==> flow/design.v <==
`timescale  1ns/1ps
module mac_manual #(
    parameter DATA_WIDTH = 16
)(
    input clk, ce, rst,
    input [DATA_WIDTH-1:0] a, b, 
    input [DATA_WIDTH-1:0] tmp,
    output reg [DATA_WIDTH-1:0] data_out
); 
    always @(posedge clk) begin
        if(rst) begin
            data_out <= 0;
        end
        else begin
            data_out <= (a * b) + tmp;
        end
    end
endmodule
`timescale 1ns/1ps
module shift_register #(
    parameter DATA_WIDTH = 16,
    parameter size = 3
)(
    input clk, ce, rst,
    input [DATA_WIDTH-1:0] data_in,
    output [DATA_WIDTH-1:0] data_out
);
    reg [DATA_WIDTH-1:0] tmp[size-1:0];
    generate
        genvar l;
        for (l = 0; l < size; l = l + 1) begin
            always @(posedge clk) begin
                if (rst) begin
                    tmp[l] <= 'd0;
                end
                else if (ce) begin
                    if (l == 'd0) begin
                        tmp[l] <= data_in;  
                    end
                    else begin
                        tmp[l] <= tmp[l-1];
                    end
                end
            end
        end
    assign data_out = tmp[size-1];
    endgenerate
endmodule
`timescale 1ns/1ps
module convolver #(
    parameter DATA_WIDTH = 8,
    parameter INPUT_SIZE = 28,
    parameter KERNEL_SIZE = 3,
    parameter STRIDE = 1
) (
    input clk, ce, global_rst, 
    input [DATA_WIDTH-1:0] myInput,
    input [(KERNEL_SIZE*KERNEL_SIZE)*DATA_WIDTH-1:0] weight,
    input [DATA_WIDTH-1:0] bias,
    output [DATA_WIDTH-1:0] conv_op,
    output reg valid_conv, end_conv
);
    wire [DATA_WIDTH-1:0] weight_tmp [KERNEL_SIZE*KERNEL_SIZE-1:0];
    wire [DATA_WIDTH-1:0] tmp [KERNEL_SIZE*KERNEL_SIZE+1:0];
    generate 
        genvar j;
        for (j = 0; j < KERNEL_SIZE*KERNEL_SIZE; j = j + 1) begin
            assign weight_tmp[j][DATA_WIDTH-1:0] = weight[j*DATA_WIDTH +: DATA_WIDTH];
        end
    endgenerate
    assign tmp[0] = {DATA_WIDTH{1'b0}};
    generate 
        genvar i;
        for (i = 0; i < KERNEL_SIZE*KERNEL_SIZE; i = i + 1) begin: MAC
            if ((i + 1) % KERNEL_SIZE == 0) begin
                if (i == KERNEL_SIZE*KERNEL_SIZE-1) begin
                    mac_manual #(.DATA_WIDTH(DATA_WIDTH)) mac (
                        .clk(clk),
                        .ce(ce),
                        .rst(global_rst),
                        .a(myInput),
                        .b(weight_tmp[i]),
                        .tmp(tmp[i]),
                        .data_out(tmp[i+1])
                    );
                assign conv_op = tmp[i+1] + bias;
                end else begin
                    wire [DATA_WIDTH-1:0] tmp2;
                    mac_manual #(.DATA_WIDTH(DATA_WIDTH)) mac (
                        .clk(clk),
                        .ce(ce),
                        .rst(global_rst),
                        .a(myInput),
                        .b(weight_tmp[i]),
                        .tmp(tmp[i]),
                        .data_out(tmp2)
                    );
                    shift_register #(.DATA_WIDTH(DATA_WIDTH), .size(INPUT_SIZE-KERNEL_SIZE)) sr (
                        .clk(clk),
                        .ce(ce),
                        .rst(global_rst),
                        .data_in(tmp2),
                        .data_out(tmp[i+1])
                    );
                end
            end else begin
                mac_manual #(.DATA_WIDTH(DATA_WIDTH)) mac (
                    .clk(clk),
                    .ce(ce),
                    .rst(global_rst),
                    .a(myInput),
                    .b(weight_tmp[i]),
                    .tmp(tmp[i]),
                    .data_out(tmp[i+1])
                );
            end
        end
    endgenerate
    reg [$clog2(INPUT_SIZE):0] row_counter;
    reg [$clog2(INPUT_SIZE):0] col_counter;
    reg [$clog2(INPUT_SIZE*INPUT_SIZE):0] cycle_counter;
    always @(posedge clk) begin
        if (global_rst) begin
            row_counter <= 0;
            col_counter <= 0;
            cycle_counter <= 0;
        end else if (ce) begin
            if (col_counter + STRIDE >= INPUT_SIZE) begin
                col_counter <= 0;
                if (row_counter + STRIDE >= INPUT_SIZE) begin
                    row_counter <= 0;
                end else begin
                    row_counter <= row_counter + STRIDE;
                end
            end else begin
                col_counter <= col_counter + STRIDE;
            end
            cycle_counter <= cycle_counter + 1;
        end
    end
    always @(posedge clk) begin
        if (global_rst) begin
            valid_conv <= 0;
        end else if (ce) begin
            if ((row_counter >= KERNEL_SIZE-1 && row_counter < INPUT_SIZE && 
                 (row_counter - (KERNEL_SIZE-1)) % STRIDE == 0) &&
                (col_counter >= KERNEL_SIZE-1 && col_counter < INPUT_SIZE && 
                 (col_counter - (KERNEL_SIZE-1)) % STRIDE == 0)) begin
                valid_conv <= 1;
            end else begin
                valid_conv <= 0;
            end
        end
    end
    always @(posedge clk) begin
        if (global_rst) begin
            end_conv <= 0;
        end else if (ce && cycle_counter >= INPUT_SIZE*INPUT_SIZE) begin
            end_conv <= 1;
        end else begin
            end_conv <= 0;
        end
    end
endmodule
`timescale 1ns/1ps
module relu_activation #(
    parameter DATA_WIDTH = 16
)(
    input [DATA_WIDTH-1:0] data_in,
    output [DATA_WIDTH-1:0] data_out
);
    assign data_out = (data_in[DATA_WIDTH-1] == 1) ? 0 : data_in;
endmodule
`timescale 1ns / 1ps
module comparator2 #(
    parameter DATA_WIDTH = 16,
    parameter POOL_TYPE = 1
    )(
    input ce,
    input [DATA_WIDTH-1:0] in1,
    input [DATA_WIDTH-1:0] in2,
    output [DATA_WIDTH-1:0] comp_op
    ); 
    reg [DATA_WIDTH-1:0] temp;
    assign comp_op = ce ? temp : 'd0;
    always@(*)
    begin
        if(POOL_TYPE == 0)
        begin
            temp = in1 + in2;        
        end
        else begin
            temp = (in1 > in2) ? in1 : in2;
        end
    end
endmodule
`timescale 1ns / 1ps
module max_reg #(parameter DATA_WIDTH = 16) (
    input clk,
    input ce,
    input [DATA_WIDTH-1:0] data_in,
    input rst_m,
    input master_rst,
    output reg [DATA_WIDTH-1:0] reg_op
    );
    always@(posedge clk) 
    begin
    	if(master_rst)
    		reg_op <= 0;
    	else 
        begin
            if(ce) 
            begin
		   	  if(rst_m) begin
		    	 reg_op <=0;
		      end
		      else begin
		    	 reg_op <= data_in;
			 end
		    end
		end
	end
endmodule
`timescale 1ns / 1ps
module input_mux #(
    parameter DATA_WIDTH = 8
)(
    input [DATA_WIDTH-1:0] in1,
    input [DATA_WIDTH-1:0] in2,
    input [1:0] sel,
    output [DATA_WIDTH-1:0] op
    );
    assign op = (sel == 2'b01) ? in1 : ((sel == 2'b00) ? in2: 0);
endmodule
`timescale 1ns / 1ps
module control_logic2 #(
    parameter INPUT_SIZE = 9'h004,    
    parameter POOL_SIZE = 9'h002     
)(
    input clk,             
    input master_rst,       
    input ce,            
    output reg [1:0] sel, 
    output reg rst_m,     
    output reg op_en,      
    output reg load_sr,    
    output reg global_rst,  
    output reg end_op       
);
    integer row_count;
    integer col_count;
    integer count;
    integer nbgh_row_count;
    always @(posedge clk) begin
        if (master_rst) begin
            sel <= 2'b00;
            load_sr <= 0;
            rst_m <= 0;
            op_en <= 0;
            global_rst <= 1;
            end_op <= 0;
        end else begin
            if (((col_count + 1) % POOL_SIZE != 0) && (row_count == POOL_SIZE - 1) && 
                (col_count == POOL_SIZE * count + (POOL_SIZE - 2)) && ce) begin
                op_en <= 1;
            end else begin
                op_en <= 0;
            end
            if (ce) begin
                if ((nbgh_row_count == INPUT_SIZE / POOL_SIZE) && (count == INPUT_SIZE / POOL_SIZE - 1) &&
                    ((col_count + 1) % POOL_SIZE != 0) && (row_count == POOL_SIZE - 1) &&
                    (col_count == POOL_SIZE * count + (POOL_SIZE - 2))) begin
                    end_op <= 1;
                end
                if (((col_count + 1) % POOL_SIZE != 0) && (col_count == INPUT_SIZE - 2) && 
                    (row_count == POOL_SIZE - 1)) begin
                    global_rst <= 1;
                end else begin
                    global_rst <= 0;
                end
                if ((((col_count + 1) % POOL_SIZE == 0) && (count != INPUT_SIZE / POOL_SIZE - 1) && 
                    (row_count != POOL_SIZE - 1)) || ((col_count == INPUT_SIZE - 1) && 
                    (row_count == POOL_SIZE - 1))) begin
                    rst_m <= 1;
                end else begin
                    rst_m <= 0;
                end
                if (((col_count + 1) % POOL_SIZE != 0) && (col_count == INPUT_SIZE - 2) && 
                    (row_count == POOL_SIZE - 1)) begin
                    sel <= 2'b10;
                end else if ((((col_count) % POOL_SIZE == 0) && (count == INPUT_SIZE / POOL_SIZE - 1) && 
                            (row_count != POOL_SIZE - 1)) || 
                           (((col_count) % POOL_SIZE == 0) && (count != INPUT_SIZE / POOL_SIZE - 1) && 
                            (row_count == POOL_SIZE - 1))) begin
                    sel <= 2'b01;
                end else begin
                    sel <= 2'b00;
                end
                if ((((col_count + 1) % POOL_SIZE == 0) && (count == INPUT_SIZE / POOL_SIZE - 1)) || 
                    (((col_count + 1) % POOL_SIZE == 0) && (count != INPUT_SIZE / POOL_SIZE - 1))) begin
                    load_sr <= 1;
                end else begin
                    load_sr <= 0;
                end
            end
        end
    end
    always @(posedge clk) begin
        if (master_rst) begin
            row_count <= 0;
            col_count <= 32'hffffffff;
            count <= 32'hffffffff;
            nbgh_row_count <= 0;
        end else if (ce) begin
            if (global_rst) begin
                row_count <= 0;
                col_count <= 0;
                count <= 0;
                nbgh_row_count <= nbgh_row_count + 1;
            end else begin
                if (((col_count + 1) % POOL_SIZE == 0) && (count == INPUT_SIZE / POOL_SIZE - 1) && 
                    (row_count != POOL_SIZE - 1)) begin
                    col_count <= 0;
                    row_count <= row_count + 1;
                    count <= 0;
                end else begin
                    col_count <= col_count + 1;
                    if (((col_count + 1) % POOL_SIZE == 0) && (count != INPUT_SIZE / POOL_SIZE - 1)) begin
                        count <= count + 1;
                    end
                end
            end
        end
    end
endmodule
`timescale 1ns / 1ps
module pooler #(
    parameter INPUT_SIZE = 9'h004,               
    parameter POOL_SIZE = 9'h002,                
    parameter DATA_WIDTH = 16,                   
    parameter POOL_TYPE = 1                      
)(
    input clk,                                   
    input ce,                                    
    input master_rst,                            
    input [DATA_WIDTH-1:0] data_in,             
    output [DATA_WIDTH-1:0] data_out,           
    output valid_op,                             
    output end_op                                
);
    wire rst_m;                               
    wire load_sr;                              
    wire global_rst;                            
    wire [1:0] sel;                            
    wire [DATA_WIDTH-1:0] comp_op;              
    wire [DATA_WIDTH-1:0] sr_op;                
    wire [DATA_WIDTH-1:0] max_reg_op;            
    wire [DATA_WIDTH-1:0] div_op;               
    wire [DATA_WIDTH-1:0] mux_out;             
    control_logic2 #(.INPUT_SIZE(INPUT_SIZE), .POOL_SIZE(POOL_SIZE)) control_logic_inst (
        .clk(clk),
        .master_rst(master_rst),
        .ce(ce),
        .sel(sel),
        .rst_m(rst_m),
        .op_en(valid_op),
        .load_sr(load_sr),
        .global_rst(global_rst),
        .end_op(end_op)
    );
    comparator2 #(
        .DATA_WIDTH(DATA_WIDTH),
        .POOL_TYPE(POOL_TYPE)
    ) comparator_inst (
        .ce(ce),
        .in1(data_in),
        .in2(mux_out),
        .comp_op(comp_op)
    );
    max_reg #(
        .DATA_WIDTH(DATA_WIDTH)
    ) max_reg_inst (
        .clk(clk),
        .ce(ce),
        .data_in(comp_op),
        .rst_m(rst_m),
        .master_rst(master_rst),
        .reg_op(max_reg_op)
    );
    shift_register #(
        .DATA_WIDTH(DATA_WIDTH),
        .size(INPUT_SIZE / POOL_SIZE)
    ) shift_register_inst (
        .clk(clk),
        .ce(load_sr),
        .rst(global_rst && master_rst),
        .data_in(comp_op),
        .data_out(sr_op)
    );
    input_mux #(
        .DATA_WIDTH(DATA_WIDTH)
    ) mux_inst (
        .in1(sr_op),           
        .in2(max_reg_op),     
        .sel(sel),             
        .op(mux_out)      
    );
    assign div_op = max_reg_op / (POOL_SIZE * POOL_SIZE);
    assign data_out = POOL_TYPE ? max_reg_op : div_op;
endmodule
`timescale 1ns/1ps
module layer #(
    parameter DATA_WIDTH = 8,                  
    parameter INPUT_SIZE = 28,                  
    parameter KERNEL_SIZE = 3,                
    parameter POOL_SIZE = 2,                    
    parameter STRIDE = 1,                          
    parameter ACTIVATION_TYPE = 1'b1,        
    parameter POOL_TYPE = 1'b1                     
)(
    input clk, global_rst, ce,
    input [DATA_WIDTH-1:0] myInput,
    input [KERNEL_SIZE*KERNEL_SIZE*DATA_WIDTH-1:0] weight,
    input [DATA_WIDTH-1:0] bias,
    output [DATA_WIDTH-1:0] data_out,
    output valid_op, 
    output end_op
);
    wire[DATA_WIDTH-1:0] conv_op;
    wire [DATA_WIDTH-1:0] act_op;
    wire valid_conv, end_conv;
    wire valid_pooling;
    assign valid_pooling = valid_conv && (!end_conv);
    convolver #(
        .DATA_WIDTH(DATA_WIDTH), 
        .INPUT_SIZE(INPUT_SIZE), 
        .KERNEL_SIZE(KERNEL_SIZE), 
        .STRIDE(STRIDE)
    ) conv(
        .clk(clk),
        .ce(ce),
        .global_rst(global_rst),
        .myInput(myInput),
        .weight(weight),
        .bias(bias),
        .conv_op(conv_op),
        .valid_conv(valid_conv),
        .end_conv(end_conv)
    );
    relu_activation #(.DATA_WIDTH(DATA_WIDTH)) relu_act(
        .data_in(conv_op),
        .data_out(act_op)
    );
    pooler #(
        .INPUT_SIZE(INPUT_SIZE-KERNEL_SIZE+1),
        .POOL_SIZE(POOL_SIZE), 
        .DATA_WIDTH(DATA_WIDTH), 
        .POOL_TYPE(POOL_TYPE)
    ) max_pooling(
        .clk(clk),
        .ce(valid_pooling),
        .master_rst(global_rst),
        .data_in(act_op),
        .data_out(data_out),
        .valid_op(valid_op),
        .end_op(end_op)
    );
endmodule
Step by step through the tools: layer

Tool output for the design above, in the order of the flow.
Lines are those of the file above, counted from 1.
Cell names lack the library's common part.
The mark n/a stands for no value.

Top: layer
Clock input: clk
Standard-cell library: sky130hd
Corner: tt_025C_1v80

After elaboration

Yosys after proc, flatten, opt, wreduce and memory -nomap, before mapping. Print and check cells are not counted. Equal cells are merged and count once.

Output and inout bits: 10
Register bits: 744
Cells after elaboration: 194

Order comparisons: 8
Reductions and logical operators: 39
Bitwise logic cells: 2
Eq/ne operators: 9
Add/sub/neg operators: 16
Multiply operators: 9
Muxes and demuxes: 23

Operator list:

| cell                                           | count |
| multiplier 8 x 8 -> 8 bit                      | 9 |
| 2-to-1 mux 32 bit                              | 7 |
| adder 32 x 2 -> 32 bit with constant B         | 4 |
| adder 8 bit                                    | 9 |
| equality test 32 x 5 -> 1 bit with constant B  | 2 |
| equality test 32 x 6 -> 1 bit with constant B  | 2 |
| logical NOT 32 bit                             | 2 |
| 2-to-1 mux 8 bit                               | 5 |
| equality test 32 x 2 -> 1 bit with constant B  | 1 |
| != test 32 x 2 -> 1 bit with constant B        | 1 |
| equality test 32 bit                           | 1 |
| >= comparator 32 x 5 -> 1 bit with constant B  | 1 |
| != test 32 x 5 -> 1 bit with constant B        | 1 |
| nonzero test 32 bit                            | 1 |
| logical AND 1 bit                              | 24 |
| adder 6 x 1 -> 7 bit with constant B           | 2 |
| >= comparator 6 x 2 -> 1 bit with constant B   | 2 |
| < comparator 6 x 5 -> 1 bit with constant B    | 2 |
| 2-to-1 mux 6 bit                               | 2 |
| adder 11 x 1 -> 11 bit with constant B         | 1 |
| >= comparator 11 x 10 -> 1 bit with constant B | 1 |
| AND reduction 2 bit                            | 5 |
| greater-than comparator 7 x 8 -> 1 bit         | 1 |
| >= comparator 7 x 5 -> 1 bit with constant B   | 1 |
| 2-to-1 mux 7 bit                               | 1 |
| 2-to-1 mux 1 bit                               | 7 |
| logical OR 1 bit                               | 3 |
| nonzero test 3 bit                             | 1 |

Other operator kinds: 6; their cells: 7.

Longest topological paths

Yosys ltp: most cells in a row. Word level: on the elaborated netlist, between registers, memories and ports. Mapped: between sequential cells and ports; inverters and the memories' decode and read muxes count.

Depth in word-level cells: 7
ABC_AREA: 0
Gate-level depth with buffers: 20
Mapped depth without buffers: 17

Mapped cells and area

Source: synth_stat.txt of the flow (Yosys; design flattened, memories mapped). It holds for the ABC_AREA given above (unset counts as 0); a run with the other value may have another netlist.

Mapped flip-flops: 744
Cells in the netlist: 4,086
Synthesis area: 0.0381729 mm²

Cell types:

| cell type | count |
| dfxtp_1   | 744 |
| mux2i_1   | 502 |
| fa_1      | 157 |
| nor2_1    | 645 |
| ha_1      | 180 |
| xnor2_1   | 164 |
| inv_1     | 342 |
| xor2_1    | 130 |
| nand2_1   | 285 |
| and2_1    | 137 |
| clkbuf_1  | 153 |
| o21ai_0   | 89 |
| a21oi_1   | 69 |
| nand4_1   | 47 |
| nor2b_1   | 47 |
| nor4_1    | 44 |
| nand3_1   | 53 |
| buf_1     | 53 |

Other cell types: 59; their cells: 245.
The figures by module come from a second, unflattened synthesis with its own total; it is not the netlist above.

Cells (unflattened synthesis): 4,076
Area total of the unflattened synthesis: 0.0393953 mm²

Each row is one instance without its submodules.

Modules:

| module                         | seq. area (mm²) | area (mm²) | times used | cells |
| shift_register                 | 0.0040038       | 0.0071919  | 2          | 644 |
| mac_manual (DATA_WIDTH=8)      | 0.0001602       | 0.001275   | 9          | 141 |
| control_logic2                 | 0.0027026       | 0.0073808  | 1          | 893 |
| shift_register                 | 0.002082        | 0.0037073  | 1          | 336 |
| convolver                      | 0.0005005       | 0.001574   | 1          | 185 |
| max_reg (DATA_WIDTH=8)         | 0.0001602       | 0.0003403  | 1          | 34 |
| comparator2                    | 0               | 0.0003341  | 1          | 42 |
| input_mux (DATA_WIDTH=8)       | 0               | 0.0001251  | 1          | 18 |
| relu_activation (DATA_WIDTH=8) | 0               | 0.0000551  | 1          | 9 |
| layer                          | 0               | 0.0000138  | 1          | 1 |
| pooler                         | 0               | 0.0000063  | 1          | 1 |

Timing after synthesis

Source: OpenSTA report_checks on the synthesized netlist (no wires, ideal clock, input and output delay 20% of the period each), path of least setup slack; recovery checks are left aside. Register names are those of the netlist, which keeps one name where synthesis merged equal registers.

Path kind: input -> register
From: input port myInput[3]
To: register conv.MAC[8].genblk1.genblk1.mac.data_out[7]
External input delay: 1.000 ns
Arrival time: 4.862 ns
Period: 5.0 ns
Stages on the path: 17
Path delay: 3.990 ns
Data required time: 4.872 ns
Setup slack: 0.011 ns
Synthesis period reached: 4.989 ns

"path delay" = arrival - input delay + setup time.
"stages on the path" counts driving pins, that of a launching flip-flop among them; a cell with two outputs on the path counts twice.
"synthesis period reached" is the clock period less the worst setup slack; recovery checks do not enter. This is arithmetic on one report: input and output delays are still those of the set period (20% each).
Between the ends stands the longest chain of elaborated cells between them, by number of cells; it is not shown to be the way that was timed. Of several equally long chains one is given.
A line is the first line of the expression or statement that the cell stems from. Yosys adds cells for indexed reads and writes and turns some case tables into memories.

Path through: clkbuf_1 > clkbuf_1 > clkbuf_1 > nand2_1 > fa_1 > inv_1 > fa_1 > ha_1 > inv_1 > fa_1 > inv_1 > fa_1 > a21o_1 > a21oi_1 > xnor2_1 > xnor2_1 > nor2_1
Length of the longest elaborated chain: 2
Elaborated cells between the ends (all ways): 2
Source lines of those cells: 1
Those cells by class: add/sub: 1; mul: 1

Ends and longest elaborated chain, after synthesis:

| what                      | RTL line | source |
| start: declaration        | 422      | `input [DATA_WIDTH-1:0] myInput,` |
| multiplier 8 x 8 -> 8 bit | 15       | `data_out <= (a * b) + tmp;` |
| adder 8 bit               | 15       |  |
| end: assignment           | 12       | `data_out <= 0;` |
| end: assignment           | 15       |  |
| end: declaration          | 8        | `output reg [DATA_WIDTH-1:0] data_out` |

Timing after layout

Path of least setup slack in the final report of run 1 (OpenROAD, finished layout, wires in). Where an end is a register, its clock arrival counts in the times.

Path kind: input -> register
From: input port myInput[2]
To: register conv.MAC[4].genblk1.mac.data_out[7]
Period: 3.28 ns
Data required time: 3.80 ns
External input delay: 0.66 ns
Setup slack: -0.17 ns
Arrival time: 3.97 ns
Stages on the path: 15

Between the ends stands the longest chain of elaborated cells between them, by number of cells; it is not shown to be the way that was timed. Of several equally long chains one is given.

Path through: buf_12 > buf_16 > buf_4 > and2_1 > fa_2 > fa_1 > inv_2 > fa_1 > fa_2 > inv_2 > ha_4 > a21oi_2 > xnor2_1 > xnor2_1 > nor2_1
Length of the longest elaborated chain: 2
Elaborated cells between the ends (all ways): 2
Source lines of those cells: 1
Those cells by class: add/sub: 1; mul: 1

Ends and longest elaborated chain, after layout:

| what                      | RTL line | source |
| start: declaration        | 422      | `input [DATA_WIDTH-1:0] myInput,` |
| multiplier 8 x 8 -> 8 bit | 15       | `data_out <= (a * b) + tmp;` |
| adder 8 bit               | 15       |  |
| end: assignment           | 12       | `data_out <= 0;` |
| end: assignment           | 15       |  |
| end: declaration          | 8        | `output reg [DATA_WIDTH-1:0] data_out` |

## Implementation results

Flow measurements of layer on sky130hd: 6 stored runs with different settings, listed in no order. Input and output delays are each 20% of the period that was set; the output load is 0.01 pF.
"period achieved": clock period set for the run, less the worst setup slack. It is reckoned from that one timing run; input and output delays stay at 20% of the period that was set.
"time used up by the worst setup path" = time allowed to the worst setup path (clock period - input delay - output delay, where it has them) - its slack; a late launch clock adds to it, a late capture clock takes from it.
Among the settings, - means not set for that run.

| setting or result                                       | run 1             | run 2             | run 3             | run 4             | run 5             | run 6             |
| ABC_AREA                                                | 0                 | 1                 | -                 | 0                 | 1                 | -                 |
| CELL_PAD_IN_SITES_DETAIL_PLACEMENT                      | 0                 | 0                 | -                 | 0                 | 1                 | -                 |
| CELL_PAD_IN_SITES_GLOBAL_PLACEMENT                      | 2                 | 2                 | -                 | 2                 | 2                 | -                 |
| CORE_ASPECT_RATIO                                       | 1.88              | 1.88              | -                 | 1.88              | -                 | -                 |
| CORE_MARGIN                                             | 6                 | 6                 | 2                 | 6                 | 2                 | 2                 |
| CORE_UTILIZATION                                        | 21                | 21                | 40                | 21                | 40                | 40                |
| CTS_CLUSTER_SIZE                                        | 44                | 44                | -                 | 44                | 54                | -                 |
| GPL_TIMING_DRIVEN                                       | 1                 | 1                 | -                 | 0                 | -                 | -                 |
| HOLD_SLACK_MARGIN                                       | 0.3               | 0.3               | -                 | 0.3               | 0.21              | -                 |
| MAX_ROUTING_LAYER                                       | met5              | met4              | -                 | met4              | -                 | -                 |
| MIN_ROUTING_LAYER                                       | met1              | met1              | -                 | met1              | met2              | -                 |
| PLACE_DENSITY_LB_ADDON                                  | 0.28              | 0.28              | -                 | 0.28              | -                 | -                 |
| SETUP_SLACK_MARGIN                                      | 0.68              | 0.68              | -0.1              | 0.68              | -                 | -                 |
| SLEW_MARGIN                                             | 25                | 25                | 20                | 25                | 20                | 20                |
| TNS_END_PERCENT                                         | 30                | 30                | -                 | 30                | -                 | -                 |
| period_ns                                               | 3.28              | 3.28              | 4.49              | 3.28              | 5.0               | 4.49              |
| CAP_MARGIN                                              | 20                | 20                | 20                | 20                | 30                | 20                |
| area of the standard cells in the finished layout (mm²) | 0.0493023         | 0.0509664         | 0.0442024         | 0.0491209         | 0.0459879         | 0.0442587         |
| setup slack of the critical path (ns)                   | -0.172            | -0.285            | 0.212             | -0.448            | 0.467             | 0.209             |
| time used up by the worst setup path (ns)               | 2.80              | 2.91              | 3.38              | 3.07              | 3.53              | 3.38              |
| worst setup path type                                   | input -> register | input -> register | input -> register | input -> register | input -> register | input -> register |
| period achieved (ns)                                    | 3.452             | 3.565             | 4.278             | 3.728             | 4.533             | 4.281             |
| synthesis area (mm²)                                    | 0.0381729         | 0.0401335         | 0.0381729         | 0.0381729         | 0.0401335         | 0.0381729         |
| area of the die (mm²)                                   | 0.192666          | 0.202276          | 0.0979189         | 0.192666          | 0.102884          | 0.0979189         |
